==> flow/design.v <==
module axi4_slave #(
    parameter int          NUM_REGS   = 4     ,
    parameter integer      ID_WIDTH   = 4     ,
    parameter integer      ADDR_WIDTH = 32    ,
    parameter integer      DATA_WIDTH = 32    ,
    parameter logic [31:0] BASE_ADDR  = 32'h0
)(
    input  logic                     ACLK,
    input  logic                     ARESETN,
    input  logic [ID_WIDTH-1:0]       S_AXI_AWID     ,
    input  logic [ADDR_WIDTH-1:0]     S_AXI_AWADDR   ,
    input  logic [7:0]                S_AXI_AWLEN    ,
    input  logic [2:0]                S_AXI_AWSIZE   ,
    input  logic [1:0]                S_AXI_AWBURST  ,
    input  logic                      S_AXI_AWVALID  ,
    output logic                      S_AXI_AWREADY  ,
    input  logic [DATA_WIDTH-1:0]     S_AXI_WDATA    ,
    input  logic [(DATA_WIDTH/8)-1:0] S_AXI_WSTRB    ,
    input  logic                      S_AXI_WLAST    ,
    input  logic                      S_AXI_WVALID   ,
    output logic                      S_AXI_WREADY   ,
    output logic [ID_WIDTH-1:0]       S_AXI_BID      ,
    output logic [1:0]                S_AXI_BRESP    ,
    output logic                      S_AXI_BVALID   ,
    input  logic                      S_AXI_BREADY   ,
    input  logic [ID_WIDTH-1:0  ]     S_AXI_ARID     ,
    input  logic [ADDR_WIDTH-1:0]     S_AXI_ARADDR   ,
    input  logic [7:0]                S_AXI_ARLEN    ,
    input  logic [2:0]                S_AXI_ARSIZE   ,
    input  logic [1:0]                S_AXI_ARBURST  ,
    input  logic                      S_AXI_ARVALID  ,
    output logic                      S_AXI_ARREADY  ,
    output logic [ID_WIDTH-1:0  ]     S_AXI_RID      ,
    output logic [DATA_WIDTH-1:0]     S_AXI_RDATA    ,
    output logic [1:0]                S_AXI_RRESP    ,
    output logic                      S_AXI_RLAST    ,
    output logic                      S_AXI_RVALID   ,
    input  logic                      S_AXI_RREADY   ,
    output logic                      write_en        ,
    output logic                      read_en
);
localparam ADDR_LSB     = $clog2(DATA_WIDTH / 8);
localparam ADDR_INDEX_W = $clog2(NUM_REGS);
logic [DATA_WIDTH-1:0] regfile [NUM_REGS-1:0];  
logic [ADDR_INDEX_W-1:0] write_ptr;
typedef enum logic [1:0] {
    WR_IDLE,     
    WR_WAIT,     
    WR_DATA,     
    WR_RESP      
} wr_state_t;
wr_state_t wr_state, wr_next;
logic awc_hs, wc_hs; 
logic [ADDR_WIDTH-1:0]      addr_latch     ;
logic [ID_WIDTH-1:0]        awid_latch     ;
logic [7:0]  awlen_latch    ;
logic [2:0]  awsize_latch   ;
logic [1:0]  awburst_latch  ;
logic [DATA_WIDTH-1:0]      wdata_latch    ; 
logic [(DATA_WIDTH/8)-1:0]  wstrb_latch    ;
logic                       wlast_latch    ;
logic [ADDR_WIDTH-1:0]      awaddr_latch   ;
logic [11:0] wr_transfer_size, wr_wrap_start, wr_transfer_size_latch, wr_wrap_start_latch, wr_wrap_end, wr_wrap_end_latch;
assign wr_transfer_size = (awlen_latch + 1)*(2**awsize_latch);
assign wr_wrap_start    = (S_AXI_AWADDR/ wr_transfer_size) * wr_transfer_size;
assign wr_wrap_end      = wr_wrap_start + wr_transfer_size;
logic [7:0] wr_beat_count;  
logic awaddr_err, wstrb_err, wr_burst_err;
always_comb begin
    wr_next = wr_state;  
    case(wr_state)
        WR_IDLE : if (S_AXI_AWVALID || S_AXI_WVALID)                          wr_next = WR_WAIT;
        WR_WAIT : if (awc_hs && wc_hs)                                        wr_next = WR_DATA;
        WR_DATA : if (S_AXI_WLAST || wstrb_err || awaddr_err || wr_burst_err) wr_next = WR_RESP;
        WR_RESP : if (S_AXI_BREADY)                                           wr_next = WR_IDLE;
    endcase
end
always_ff @(posedge ACLK or negedge ARESETN) begin
    if (!ARESETN)
        wr_state <= WR_IDLE;
    else
        wr_state <= wr_next;
end
always_ff @(posedge ACLK or negedge ARESETN) begin
    if (!ARESETN) begin
        S_AXI_AWREADY          <=  0    ;
        awc_hs                 <= '0    ;
        awid_latch             <= '0    ;
        awlen_latch            <= '0    ;
        awsize_latch           <= '0    ;
        awburst_latch          <= '0    ;
        awaddr_err             <= '0    ;
        wr_burst_err           <= '0    ;
        S_AXI_WREADY           <=  0    ;
        wr_beat_count          <=  0    ;
        write_ptr              <= '0    ;  
        wc_hs                  <= '0    ;
        wr_transfer_size_latch <= '0    ;
        wr_wrap_start_latch    <= '0    ;
        wr_wrap_end_latch      <= '0    ;
        wstrb_err              <= '0    ;
        S_AXI_BID              <= '0    ;
        S_AXI_BVALID           <= '0    ;
        S_AXI_BRESP            <= 2'b00 ;
        for (int r = 0; r < NUM_REGS; r++)
            regfile[r]         <= '0    ;
    end
    else begin
        case(wr_state)
            WR_IDLE: begin
                S_AXI_AWREADY          <= '0;
                S_AXI_WREADY           <= '0;
                awc_hs                 <= '0;
                awid_latch             <= '0;
                awlen_latch            <= '0;
                awsize_latch           <= '0;
                awburst_latch          <= '0;
                write_ptr              <= '0;
                wr_transfer_size_latch <= '0;
                wr_wrap_start_latch    <= '0;
                wr_wrap_end_latch      <= '0;
                S_AXI_BID              <= '0;
                S_AXI_BRESP            <= '0;
                S_AXI_BVALID           <= '0;
                awaddr_err             <= '0;
                wr_burst_err           <= '0;
                wstrb_err              <= '0;
            end
            WR_WAIT: begin
                if(S_AXI_AWVALID) begin
                    S_AXI_AWREADY          <= 1'b1              ;
                    awc_hs                 <= 1'b1              ;
                    awid_latch             <= S_AXI_AWID        ;
                    awlen_latch            <= S_AXI_AWLEN       ;
                    awsize_latch           <= S_AXI_AWSIZE      ;
                    awburst_latch          <= S_AXI_AWBURST     ;
                    awaddr_latch           <= S_AXI_AWADDR      ;
                    write_ptr              <= S_AXI_AWADDR[4:2] ;
                    wr_transfer_size_latch <= wr_transfer_size  ;
                    wr_wrap_start_latch    <= wr_wrap_start     ;
                    wr_wrap_end_latch      <= wr_wrap_end       ;
                end
                S_AXI_WREADY <= 1'b1;
                if(S_AXI_WVALID) begin
                    wc_hs        <= 1'b1;
                end
            end
            WR_DATA: begin
                S_AXI_AWREADY <= 1'b0;  
                if(!(wstrb_err || awaddr_err || wr_burst_err) && wr_beat_count < awlen_latch + 1) begin
                    for (int i = 0; i < DATA_WIDTH/8; i++) begin
                        if (S_AXI_WSTRB[i])
                            regfile[write_ptr][8*i +: 8] <= S_AXI_WDATA[8*i +: 8];
                    end
                    wr_beat_count <= wr_beat_count + 1;
                    case(awburst_latch)  
                        2'b00: write_ptr <= write_ptr;       
                        2'b01: begin
                            if(write_ptr >= awlen_latch) begin
                                awaddr_err <= 1'b1;
                            end
                            else begin
                                write_ptr <= write_ptr + 1;   
                            end
                        end
                        2'b10: begin                         
                            if (write_ptr + 1 == wr_wrap_end_latch) begin
                                write_ptr <= wr_wrap_start_latch;
                            end
                            else begin
                                write_ptr <= write_ptr + 1;
                            end
                        end
                        2'b11:  wr_burst_err <= 1'b1;   
                    endcase
                end
                if(S_AXI_WSTRB == '0) begin
                    wstrb_err <= 1'b1;
                end
                if (wr_beat_count == 0) begin
                    if(!(awaddr_latch[1:0] == 2'b00)) begin
                        awaddr_err <= 1'b1;
                    end
                end
                if(wr_beat_count > 0) begin
                    if (write_ptr < awaddr_latch[ADDR_LSB +: ADDR_INDEX_W] || write_ptr > awaddr_latch[ADDR_LSB +: ADDR_INDEX_W] + (1 << ADDR_INDEX_W) - 1) begin
                        awaddr_err <=1'b1;
                    end
                end
            end
            WR_RESP: begin
                wr_beat_count <= '0;
                S_AXI_WREADY  <= 1'b0;
                S_AXI_BVALID  <= 1'b1;
                S_AXI_BID     <= awid_latch;
                S_AXI_BRESP  <= (awaddr_err)                ? 2'b11 :   
                                (wstrb_err || wr_burst_err) ? 2'b10 :   
                                                              2'b00 ;   
                if (S_AXI_BREADY && S_AXI_BVALID) begin
                    awc_hs        <= 1'b0;
                    wc_hs         <= 1'b0;
                    S_AXI_BVALID  <= 1'b0;
                    write_ptr     <= '0;
                end
            end
        endcase
    end
end
typedef enum logic [1:0] {
    RD_IDLE,     
    RD_WAIT,     
    RD_DATA      
} rd_state_t;
rd_state_t rd_state, rd_next;
logic ar_hs;
logic [7:0] rd_beat_count;
logic ar_err, r_burst_err;
always_comb begin
    rd_next = rd_state;
    case(rd_state)
        RD_IDLE: if (S_AXI_ARVALID)                               rd_next = RD_WAIT;
        RD_WAIT: if (ar_hs )                                      rd_next = RD_DATA;
        RD_DATA: if (rd_beat_count == 0 || ar_err || r_burst_err) rd_next = RD_IDLE;
    endcase
end
always_ff @(posedge ACLK or negedge ARESETN) begin
    if(!ARESETN) begin
        rd_state <= RD_IDLE;
    end
    else begin
        rd_state <= rd_next;
    end
end
logic [ADDR_INDEX_W-1:0] read_ptr;
logic [ADDR_WIDTH-1:0]  arid_latch    ;
logic [7:0]             arlen_latch   ;
logic [2:0]             arsize_latch  ;
logic [ADDR_WIDTH-1:0]  araddr_latch  ;
logic [1:0]             arburst_latch ;
logic                   rd_complete   ;
logic [11:0] rd_transfer_size, rd_wrap_start, rd_transfer_size_latch, rd_wrap_start_latch, rd_wrap_end, rd_wrap_end_latch;
assign rd_transfer_size = (arlen_latch + 1)*(2**arsize_latch);
assign rd_wrap_start    = (S_AXI_ARADDR/ rd_transfer_size) * rd_transfer_size;
assign rd_wrap_end      = rd_wrap_start + rd_transfer_size;
always_ff @(posedge ACLK or negedge ARESETN) begin
    if(!ARESETN) begin
        S_AXI_ARREADY <=  0   ;
        S_AXI_RID     <= '0   ;
        S_AXI_RDATA   <= '0   ;
        S_AXI_RRESP   <= 2'b00;
        S_AXI_RLAST   <=  0   ;
        S_AXI_RVALID  <=  0   ;
        read_ptr      <= '0   ;
        ar_hs         <=  0   ;
    end
    else begin
        case(rd_state)
            RD_IDLE: begin
                S_AXI_ARREADY          <=  0;
                S_AXI_RLAST            <=  0;
                S_AXI_RVALID           <=  0;
                ar_hs                  <=  0;
                arid_latch             <= '0;
                arlen_latch            <= '0;
                arsize_latch           <= '0;
                araddr_latch           <= '0;
                r_burst_err            <= '0;
                ar_err                 <= '0;
                arburst_latch          <= '0;
                read_ptr               <= '0;
                rd_beat_count          <= '0;
                rd_transfer_size_latch <= '0;
                rd_wrap_start_latch    <= '0;
                rd_wrap_end_latch      <= '0;
            end
            RD_WAIT: begin
                S_AXI_ARREADY          <= 1'b1              ;
                ar_hs                  <= 1'b1              ;
                arid_latch             <= S_AXI_ARID        ;
                arlen_latch            <= S_AXI_ARLEN       ;
                araddr_latch           <= S_AXI_ARADDR      ;
                arsize_latch           <= S_AXI_ARSIZE      ;
                arburst_latch          <= S_AXI_ARBURST     ;
                read_ptr               <= S_AXI_ARADDR[4:2] ;
                rd_beat_count          <= arlen_latch + 1   ;
                rd_transfer_size_latch <= rd_transfer_size  ;
                rd_wrap_start_latch    <= rd_wrap_start     ;   
                rd_wrap_end_latch      <= rd_wrap_end       ;
            end
            RD_DATA: begin
                S_AXI_ARREADY          <= 1'b0;
                if (rd_beat_count == arlen_latch + 1 && !(araddr_latch[1:0] == 2'b00)) begin
                    ar_err <= 1'b1;
                    if (S_AXI_RREADY) begin
                        S_AXI_RVALID <= 1'b1;
                        S_AXI_RLAST  <= 1'b1;
                        S_AXI_RID    <= arid_latch;
                        S_AXI_RRESP  <= 2'b11;
                    end
                end
                else if (rd_beat_count == arlen_latch && (read_ptr < araddr_latch[4:2] || read_ptr > araddr_latch[4:2] + 7)) begin
                    ar_err <= 1'b1;
                    if (S_AXI_RREADY) begin
                        S_AXI_RVALID <= 1'b1;
                        S_AXI_RLAST  <= 1'b1;
                        S_AXI_RID    <= arid_latch;
                        S_AXI_RRESP  <= 2'b11;
                    end
                end
                else if (arburst_latch == 2'b11) begin
                    r_burst_err <= 1'b1;
                    if (S_AXI_RREADY) begin
                        S_AXI_RVALID <= 1'b1;
                        S_AXI_RLAST  <= 1'b1;
                        S_AXI_RID    <= arid_latch;
                        S_AXI_RRESP  <= 2'b01;
                    end
                end
                else begin
                    if(rd_beat_count > 1 && S_AXI_RREADY) begin
                        S_AXI_RVALID <= 1'b1;
                        S_AXI_RDATA  <= regfile[read_ptr];
                        S_AXI_RID    <= arid_latch;
                        case(arburst_latch)
                            2'b00: read_ptr <= read_ptr;         
                            2'b01: 
                                if(read_ptr >= arlen_latch) begin
                                    ar_err <= 1'b1;
                                end
                                else begin 
                                read_ptr <= read_ptr + 1;     
                                end
                            2'b10:                               
                                if (read_ptr + 1 == rd_wrap_end_latch) begin
                                    read_ptr <= rd_wrap_start_latch;
                                end
                                else begin
                                    read_ptr <= read_ptr + 1;
                                end
                        endcase
                        rd_beat_count <= rd_beat_count - 1;
                    end
                    else if (rd_beat_count == 1 && S_AXI_RREADY) begin
                        S_AXI_RVALID <= 1'b1;
                        S_AXI_RLAST  <= 1'b1;
                        S_AXI_RDATA  <= regfile[read_ptr];
                        S_AXI_RID    <= arid_latch;
                        S_AXI_RRESP  <= (ar_err)      ? 2'b11 :   
                                        (r_burst_err) ? 2'b10 :   
                                                        2'b00 ;   
                        rd_beat_count <= 0;
                    end
                end
            end
        endcase
    end
end
assign write_en = awc_hs && wc_hs;
assign read_en  = ar_hs;
endmodule
Hand-over note for axi4_slave

## Step by step through the tools: axi4_slave

Each step is given for the RTL above and for the edited RTL.
Lines under "before" count in the file above, lines under "after" in the edited file.
"difference": "after" minus "before" as printed here.
Operators carry their Yosys type and port widths (W data, S select, Z words).
Library cell names are shortened.
Not given: -

| set-up | value |
|---|---|
| design top | axi4_slave |
| clock port | ACLK |
| library | sky130hd |
| corner | tt_025C_1v80 |

## Diff

Unified diff, file above to edited file.
The edited RTL no longer does the same as the RTL above: the edit was made by script, with no optimisation intended.

```diff
@@ -157,5 +157,5 @@
                         2'b00: write_ptr <= write_ptr;       
                         2'b01: begin
-                            if(write_ptr >= awlen_latch) begin
+                            if(write_ptr == awlen_latch) begin
                                 awaddr_err <= 1'b1;
                             end
```

## Word-level counts

Yosys after proc, flatten, opt, wreduce and memory -nomap, before mapping. Print and check cells are not counted.

Operators by class:

| item | before | after | difference |
|---|---|---|---|
| add/sub/neg operators | 11 | 11 | 0 |
| multipliers | 4 | 4 | 0 |
| shifts and indexed selects | 2 | 2 | 0 |
| divide/modulo/power cells | 2 | 2 | 0 |
| reduce/logical cells | 85 | 85 | 0 |
| multiplexer cells | 121 | 121 | 0 |
| order comparisons | 9 | 8 | -1 |
| eq/ne operators | 54 | 55 | +1 |
| bitwise logic cells | 3 | 3 | 0 |

Operators by type and width:

| operator | before | after | difference |
|---|---|---|---|
| $ge A2 B8 Y1 | 2 | 1 | -1 |
| $eq A2 B8 Y1 | 0 | 1 | +1 |

Operator kinds equal on both sides are left out: 66.

Bit counts:

| item | before | after | difference |
|---|---|---|---|
| bits in latches | 0 | 0 | 0 |
| output and inout port bits | 52 | 52 | 0 |
| cells after elaboration | 346 | 346 | 0 |
| input port bits | 142 | 142 | 0 |
| bits in read-only memories | 0 | 0 | 0 |
| RAM bits | 0 | 0 | 0 |
| memories kept | 0 | 0 | 0 |
| clocked read ports x word width | 0 | 0 | 0 |
| bits in registers | 281 | 281 | 0 |

## Longest topological paths

Depth = most cells in a row (Yosys ltp): at word level without a register or memory, in the mapped netlist without a sequential cell, where the memories' decode and read muxes count.

Logic depth:

| item | before | after | difference |
|---|---|---|---|
| depth in word-level cells | 10 | 10 | 0 |
| ABC_AREA | 0 | 0 | - |
| gate-level depth with buffers | 550 | 573 | +23 |
| depth with buffers taken out | 511 | 534 | +23 |

## Synthesis result

Yosys stat after the flow's synthesis: flattened, memories mapped to cells. It holds for the ABC_AREA given above (unset counts as 0); a run with the other value may have another netlist.

Synthesis totals:

| item | before | after | difference |
|---|---|---|---|
| mapped cells | 8007 | 8153 | +146 |
| flip-flop cells | 284 | 284 | 0 |
| sequential part of the area (µm²) | 7359.6 | 7359.6 | 0.0 |
| chip area (Yosys) (µm²) | 61413.9 | 62219.7 | +805.8 |
| buffers | 287 | 298 | +11 |

Cell types:

| type | before | after | difference |
|---|---|---|---|
| o21ai_0 | 312 | 350 | +38 |
| clkbuf_1 | 213 | 247 | +34 |
| a21oi_1 | 461 | 435 | -26 |
| nor3_1 | 488 | 512 | +24 |
| nor2_1 | 731 | 746 | +15 |
| nand3_1 | 167 | 182 | +15 |
| a211oi_1 | 58 | 73 | +15 |
| or4_1 | 21 | 36 | +15 |
| xor2_1 | 125 | 111 | -14 |
| or2_2 | 102 | 116 | +14 |
| and3_1 | 66 | 53 | -13 |
| buf_1 | 25 | 13 | -12 |
| o211a_1 | 17 | 28 | +11 |
| nand2_1 | 741 | 751 | +10 |
| xnor2_1 | 272 | 282 | +10 |
| a21o_1 | 128 | 138 | +10 |
| mux2i_1 | 67 | 57 | -10 |
| o21a_1 | 433 | 442 | +9 |

Cell types equal on both sides are left out: 22.
Not every row of either side is listed.

## Worst setup path after synthesis

Path of least setup slack by OpenSTA after synthesis, without wires, with an ideal clock, recovery checks aside; 20% of the period is set as input and as output delay. Where synthesis merged equal registers, the netlist keeps one of their names.

Timing post-synthesis:

| item | before | after | difference |
|---|---|---|---|
| kind | input to register | input to register | - |
| start | input port S_AXI_ARADDR[31] | input port S_AXI_AWADDR[31] | - |
| end | register rd_wrap_end_latch[11] | register wr_wrap_end_latch[11] | - |
| input delay (ns) | 40.000 | 40.000 | 0.000 |
| buffers on the path | 44 | 44 | 0 |
| path slack (ns) | 61.565 | 58.992 | -2.573 |
| clock period (ns) | 200.0 | 200.0 | 0.0 |
| path delay (ns) | 98.435 | 101.008 | +2.573 |
| data required time (ns) | 199.733 | 199.879 | +0.146 |
| stages on the path | 505 | 529 | +24 |
| arrival (ns) | 138.168 | 140.887 | +2.719 |
| setup time (ns) | 0.267 | 0.121 | -0.146 |
| launch time at the first pin (ns) | 40.000 | 40.000 | 0.000 |
| synthesis period reached (ns) | 138.435 | 141.008 | +2.573 |

"path delay" is the arrival time less input delay plus setup time.
"stages on the path": output pins that drive a net of the path, with the launching flip-flop's if there is one; two outputs of one cell count as two.
"synthesis period reached" = period - worst setup slack (recovery checks aside). The figure is calculated, with input and output delays left at 20% of the set period.
The rows between start and end are the longest chain of elaborated cells between them; the timing report does not say that the signal goes this way. Where chains are equally long, one stands for them.
Each line given opens the expression or statement behind the cell; cells for indexed reads and writes are added by Yosys, which also makes memories of some case tables.
At most two assigning lines are given for a register; there are more.

| between the ends, post-synthesis, before | value |
|---|---|
| path through | ha_1 > a21oi_1 > ha_1 > o21a_1 > o21ai_0 > nor3_1 > mux2i_1 > ha_1 > o21a_1 > o21ai_0 > a21oi_1 > nand2_1 > nand2_1 > o21ai_0 > ha_1 > o21a_1 > o21a_1 > o21a_1 > [... 469 more ...] > inv_1 > o21bai_1 > a21oi_1 > xnor2_1 > xnor2_1 > xnor2_1 > xnor2_1 > xnor2_1 > xor2_1 > xnor2_1 > xnor2_1 > xnor2_1 > xnor2_1 > xnor2_1 > xnor2_1 > xnor2_1 > nand2b_1 > mux2i_1 |
| cells in the longest elaborated chain | 4 |
| elaborated cells on any way between the ends | 4 |
| RTL lines with such cells | 3 |
| those cells by class | add/sub (1); mul (1); div (1); mux (1) |

RTL lines, path post-synthesis, before:

| item | line | source |
|---|---|---|
| start: declaration | 27 | `input  logic [ADDR_WIDTH-1:0]     S_AXI_ARADDR   ,` |
| $div A32 B12 Y32 | 243 | `assign rd_wrap_start    = (S_AXI_ARADDR/ rd_transfer_size) * rd_transfer_size;` |
| $mul A32 B12 Y12 | 243 |  |
| $add A12 B12 Y12 | 244 | `assign rd_wrap_end      = rd_wrap_start + rd_transfer_size;` |
| $pmux W12 S2 | 257 | `case(rd_state)` |
| end: assignment | 274 | `rd_wrap_end_latch      <= '0;` |
| end: assignment | 288 | `rd_wrap_end_latch      <= rd_wrap_end       ;` |
| end: declaration | 241 | `logic [11:0] rd_transfer_size, rd_wrap_start, rd_transfer_size_latch, rd_wrap_start_latch, rd_wrap_end, rd_wra ...` |

| between the ends, post-synthesis, after | value |
|---|---|
| path through | ha_1 > a21oi_1 > ha_1 > a21oi_1 > nor3_1 > nand2_1 > nand2_1 > ha_1 > o21a_1 > o21a_1 > o21ai_0 > nor2_1 > nor2_1 > a21oi_1 > ha_1 > o21a_1 > o21a_1 > o21a_1 > [... 493 more ...] > o21bai_1 > a21oi_1 > xnor2_1 > xnor2_1 > xnor2_1 > xnor2_1 > xnor2_1 > xnor2_1 > xnor2_1 > xnor2_1 > xnor2_1 > xnor2_1 > xnor2_1 > xnor2_1 > xnor2_1 > xnor2_1 > xnor2_1 > a22o_1 |
| cells in the longest elaborated chain | 5 |
| elaborated cells on any way between the ends | 5 |
| RTL lines with such cells | 4 |
| those cells by class | add/sub (1); mul (1); div (1); mux (2) |

RTL lines, path post-synthesis, after:

| item | line | source |
|---|---|---|
| start: declaration | 11 | `input  logic [ADDR_WIDTH-1:0]     S_AXI_AWADDR   ,` |
| $div A32 B12 Y32 | 65 | `assign wr_wrap_start    = (S_AXI_AWADDR/ wr_transfer_size) * wr_transfer_size;` |
| $mul A32 B12 Y12 | 65 |  |
| $add A12 B12 Y12 | 66 | `assign wr_wrap_end      = wr_wrap_start + wr_transfer_size;` |
| $mux W12 | 130 | `if(S_AXI_AWVALID) begin` |
| $pmux W12 S2 | 109 | `case(wr_state)` |
| end: assignment | 100 | `wr_wrap_end_latch      <= '0    ;` |
| end: assignment | 141 | `wr_wrap_end_latch      <= wr_wrap_end       ;` |
| end: declaration | 63 | `logic [11:0] wr_transfer_size, wr_wrap_start, wr_transfer_size_latch, wr_wrap_start_latch, wr_wrap_end, wr_wra ...` |

## Timing after layout

From the final timing report of the runs of set A: the path of least setup slack in the routed layout; clock arrival at registers is part of the times.

Timing after layout:

| item | before | after | difference |
|---|---|---|---|
| kind | input to register | input to register | - |
| start | input port S_AXI_AWADDR[31] | input port S_AXI_AWADDR[31] | - |
| end | register wr_wrap_end_latch[11] | register wr_wrap_end_latch[11] | - |
| clock period (ns) | 200.0 | 200.0 | 0.0 |
| data required time (ns) | 200.46 | 200.44 | -0.02 |
| arrival (ns) | 152.26 | 154.98 | +2.72 |
| launch time at the first pin (ns) | 40.00 | 40.00 | 0.00 |
| input delay (ns) | 40.00 | 40.00 | 0.00 |
| buffers on the path | 5 | 8 | +3 |
| setup time (ns) | 0.12 | 0.11 | -0.01 |
| stages on the path | 455 | 491 | +36 |
| path slack (ns) | 48.20 | 45.46 | -2.74 |

The rows between start and end are the longest chain of elaborated cells between them; the timing report does not say that the signal goes this way. Where chains are equally long, one stands for them.
At most two assigning lines are given for a register; there are more.

| between the ends, after layout, before | value |
|---|---|
| path through | clkdlybuf4s50_1 > ha_1 > o21ai_0 > nor3_1 > a31oi_1 > a31oi_1 > ha_1 > o21ai_0 > nand2b_1 > and2_1 > a21oi_1 > a31oi_1 > ha_1 > o21a_1 > o21a_1 > o21a_1 > o31ai_1 > a22o_1 > [... 419 more ...] > inv_1 > o21bai_1 > a21oi_1 > xnor2_1 > xnor2_1 > xnor2_1 > xnor2_1 > xnor2_1 > xnor2_1 > xnor2_1 > xnor2_1 > xnor2_1 > xnor2_1 > xnor2_1 > xnor2_1 > xnor2_1 > xor2_1 > o21ai_1 |
| cells in the longest elaborated chain | 5 |
| elaborated cells on any way between the ends | 5 |
| RTL lines with such cells | 4 |
| those cells by class | add/sub (1); mul (1); div (1); mux (2) |

RTL lines, path after layout, before:

| item | line | source |
|---|---|---|
| start: declaration | 11 | `input  logic [ADDR_WIDTH-1:0]     S_AXI_AWADDR   ,` |
| $div A32 B12 Y32 | 65 | `assign wr_wrap_start    = (S_AXI_AWADDR/ wr_transfer_size) * wr_transfer_size;` |
| $mul A32 B12 Y12 | 65 |  |
| $add A12 B12 Y12 | 66 | `assign wr_wrap_end      = wr_wrap_start + wr_transfer_size;` |
| $mux W12 | 130 | `if(S_AXI_AWVALID) begin` |
| $pmux W12 S2 | 109 | `case(wr_state)` |
| end: assignment | 100 | `wr_wrap_end_latch      <= '0    ;` |
| end: assignment | 141 | `wr_wrap_end_latch      <= wr_wrap_end       ;` |
| end: declaration | 63 | `logic [11:0] wr_transfer_size, wr_wrap_start, wr_transfer_size_latch, wr_wrap_start_latch, wr_wrap_end, wr_wra ...` |

| between the ends, after layout, after | value |
|---|---|
| path through | clkdlybuf4s50_1 > ha_1 > a21oi_1 > ha_1 > a21oi_1 > a21oi_1 > a21oi_1 > a21oi_1 > ha_1 > o21a_1 > o21ai_0 > nor2_1 > nor2_1 > a21oi_1 > ha_1 > o21a_1 > o21a_1 > o21a_1 > [... 455 more ...] > o21bai_1 > a21oi_1 > xnor2_1 > xnor2_1 > xnor2_1 > xnor2_1 > xnor2_1 > xnor2_1 > xnor2_1 > xnor2_1 > xnor2_1 > xnor2_1 > xnor2_1 > xnor2_1 > xnor2_1 > xnor2_1 > xnor2_1 > a22o_1 |
| cells in the longest elaborated chain | 5 |
| elaborated cells on any way between the ends | 5 |
| RTL lines with such cells | 4 |
| those cells by class | add/sub (1); mul (1); div (1); mux (2) |

RTL lines, path after layout, after:

| item | line | source |
|---|---|---|
| start: declaration | 11 | `input  logic [ADDR_WIDTH-1:0]     S_AXI_AWADDR   ,` |
| $div A32 B12 Y32 | 65 | `assign wr_wrap_start    = (S_AXI_AWADDR/ wr_transfer_size) * wr_transfer_size;` |
| $mul A32 B12 Y12 | 65 |  |
| $add A12 B12 Y12 | 66 | `assign wr_wrap_end      = wr_wrap_start + wr_transfer_size;` |
| $mux W12 | 130 | `if(S_AXI_AWVALID) begin` |
| $pmux W12 S2 | 109 | `case(wr_state)` |
| end: assignment | 100 | `wr_wrap_end_latch      <= '0    ;` |
| end: assignment | 141 | `wr_wrap_end_latch      <= wr_wrap_end       ;` |
| end: declaration | 63 | `logic [11:0] wr_transfer_size, wr_wrap_start, wr_transfer_size_latch, wr_wrap_start_latch, wr_wrap_end, wr_wra ...` |

## Measured runs

Runs of the flow (Yosys, OpenROAD) on both versions; the two runs of a pair have the same settings. The constraints put input and output delay at 20% of the set period each and load the outputs with 0.01 pF.

| flow settings, set A | value |
|---|---|
| CORE_UTILIZATION | 40 |
| PLACE_DENSITY | 0.6 |
| period_ns | 200.0 |
| CAP_MARGIN | 20 |
| CORE_MARGIN | 2 |
| SLEW_MARGIN | 20 |

Final reports, set A:

| item | before | after | difference |
|---|---|---|---|
| total die area (µm²) | 156685.0 | 158719.0 | +2034.0 |
| utilization after routing (%) | 43.6 | 43.6 | 0.0 |
| chip area after synthesis (Yosys) (µm²) | 61413.9 | 62219.7 | +805.8 |
| period reached (ns) | 151.798 | 154.541 | +2.743 |
| post-route setup TNS (ns) | 0.000 | 0.000 | 0.000 |
| standard-cell area after layout (µm²) | 66327.4 | 67248.2 | +920.8 |
| post-route worst hold slack (ns) | 0.474 | 0.477 | +0.003 |
| worst setup slack after layout (ns) | 48.202 | 45.459 | -2.743 |

| flow settings, set B | value |
|---|---|
| CAP_MARGIN | 15 |
| CELL_PAD_IN_SITES_DETAIL_PLACEMENT | 0 |
| CORE_ASPECT_RATIO | 1.27 |
| CORE_UTILIZATION | 61 |
| GPL_ROUTABILITY_DRIVEN | 0 |
| PLACE_DENSITY_LB_ADDON | 0.19 |
| SLEW_MARGIN | 5 |
| period_ns | 171.0 |
| CORE_MARGIN | 2 |

Final reports, set B:

| item | before | after | difference |
|---|---|---|---|
| total die area (µm²) | 103250.0 | 104589.0 | +1339.0 |
| utilization after routing (%) | 65.4 | 65.1 | -0.3 |
| chip area after synthesis (Yosys) (µm²) | 61413.9 | 62219.7 | +805.8 |
| period reached (ns) | 146.316 | 146.427 | +0.111 |
| post-route setup TNS (ns) | 0.000 | 0.000 | 0.000 |
| standard-cell area after layout (µm²) | 65465.3 | 66169.7 | +704.4 |
| post-route worst hold slack (ns) | 0.477 | 0.477 | 0.000 |
| worst setup slack after layout (ns) | 24.684 | 24.573 | -0.111 |

"period reached" means the clock period less the worst setup slack. The figure is calculated, with input and output delays left at 20% of the set period.

End of note.
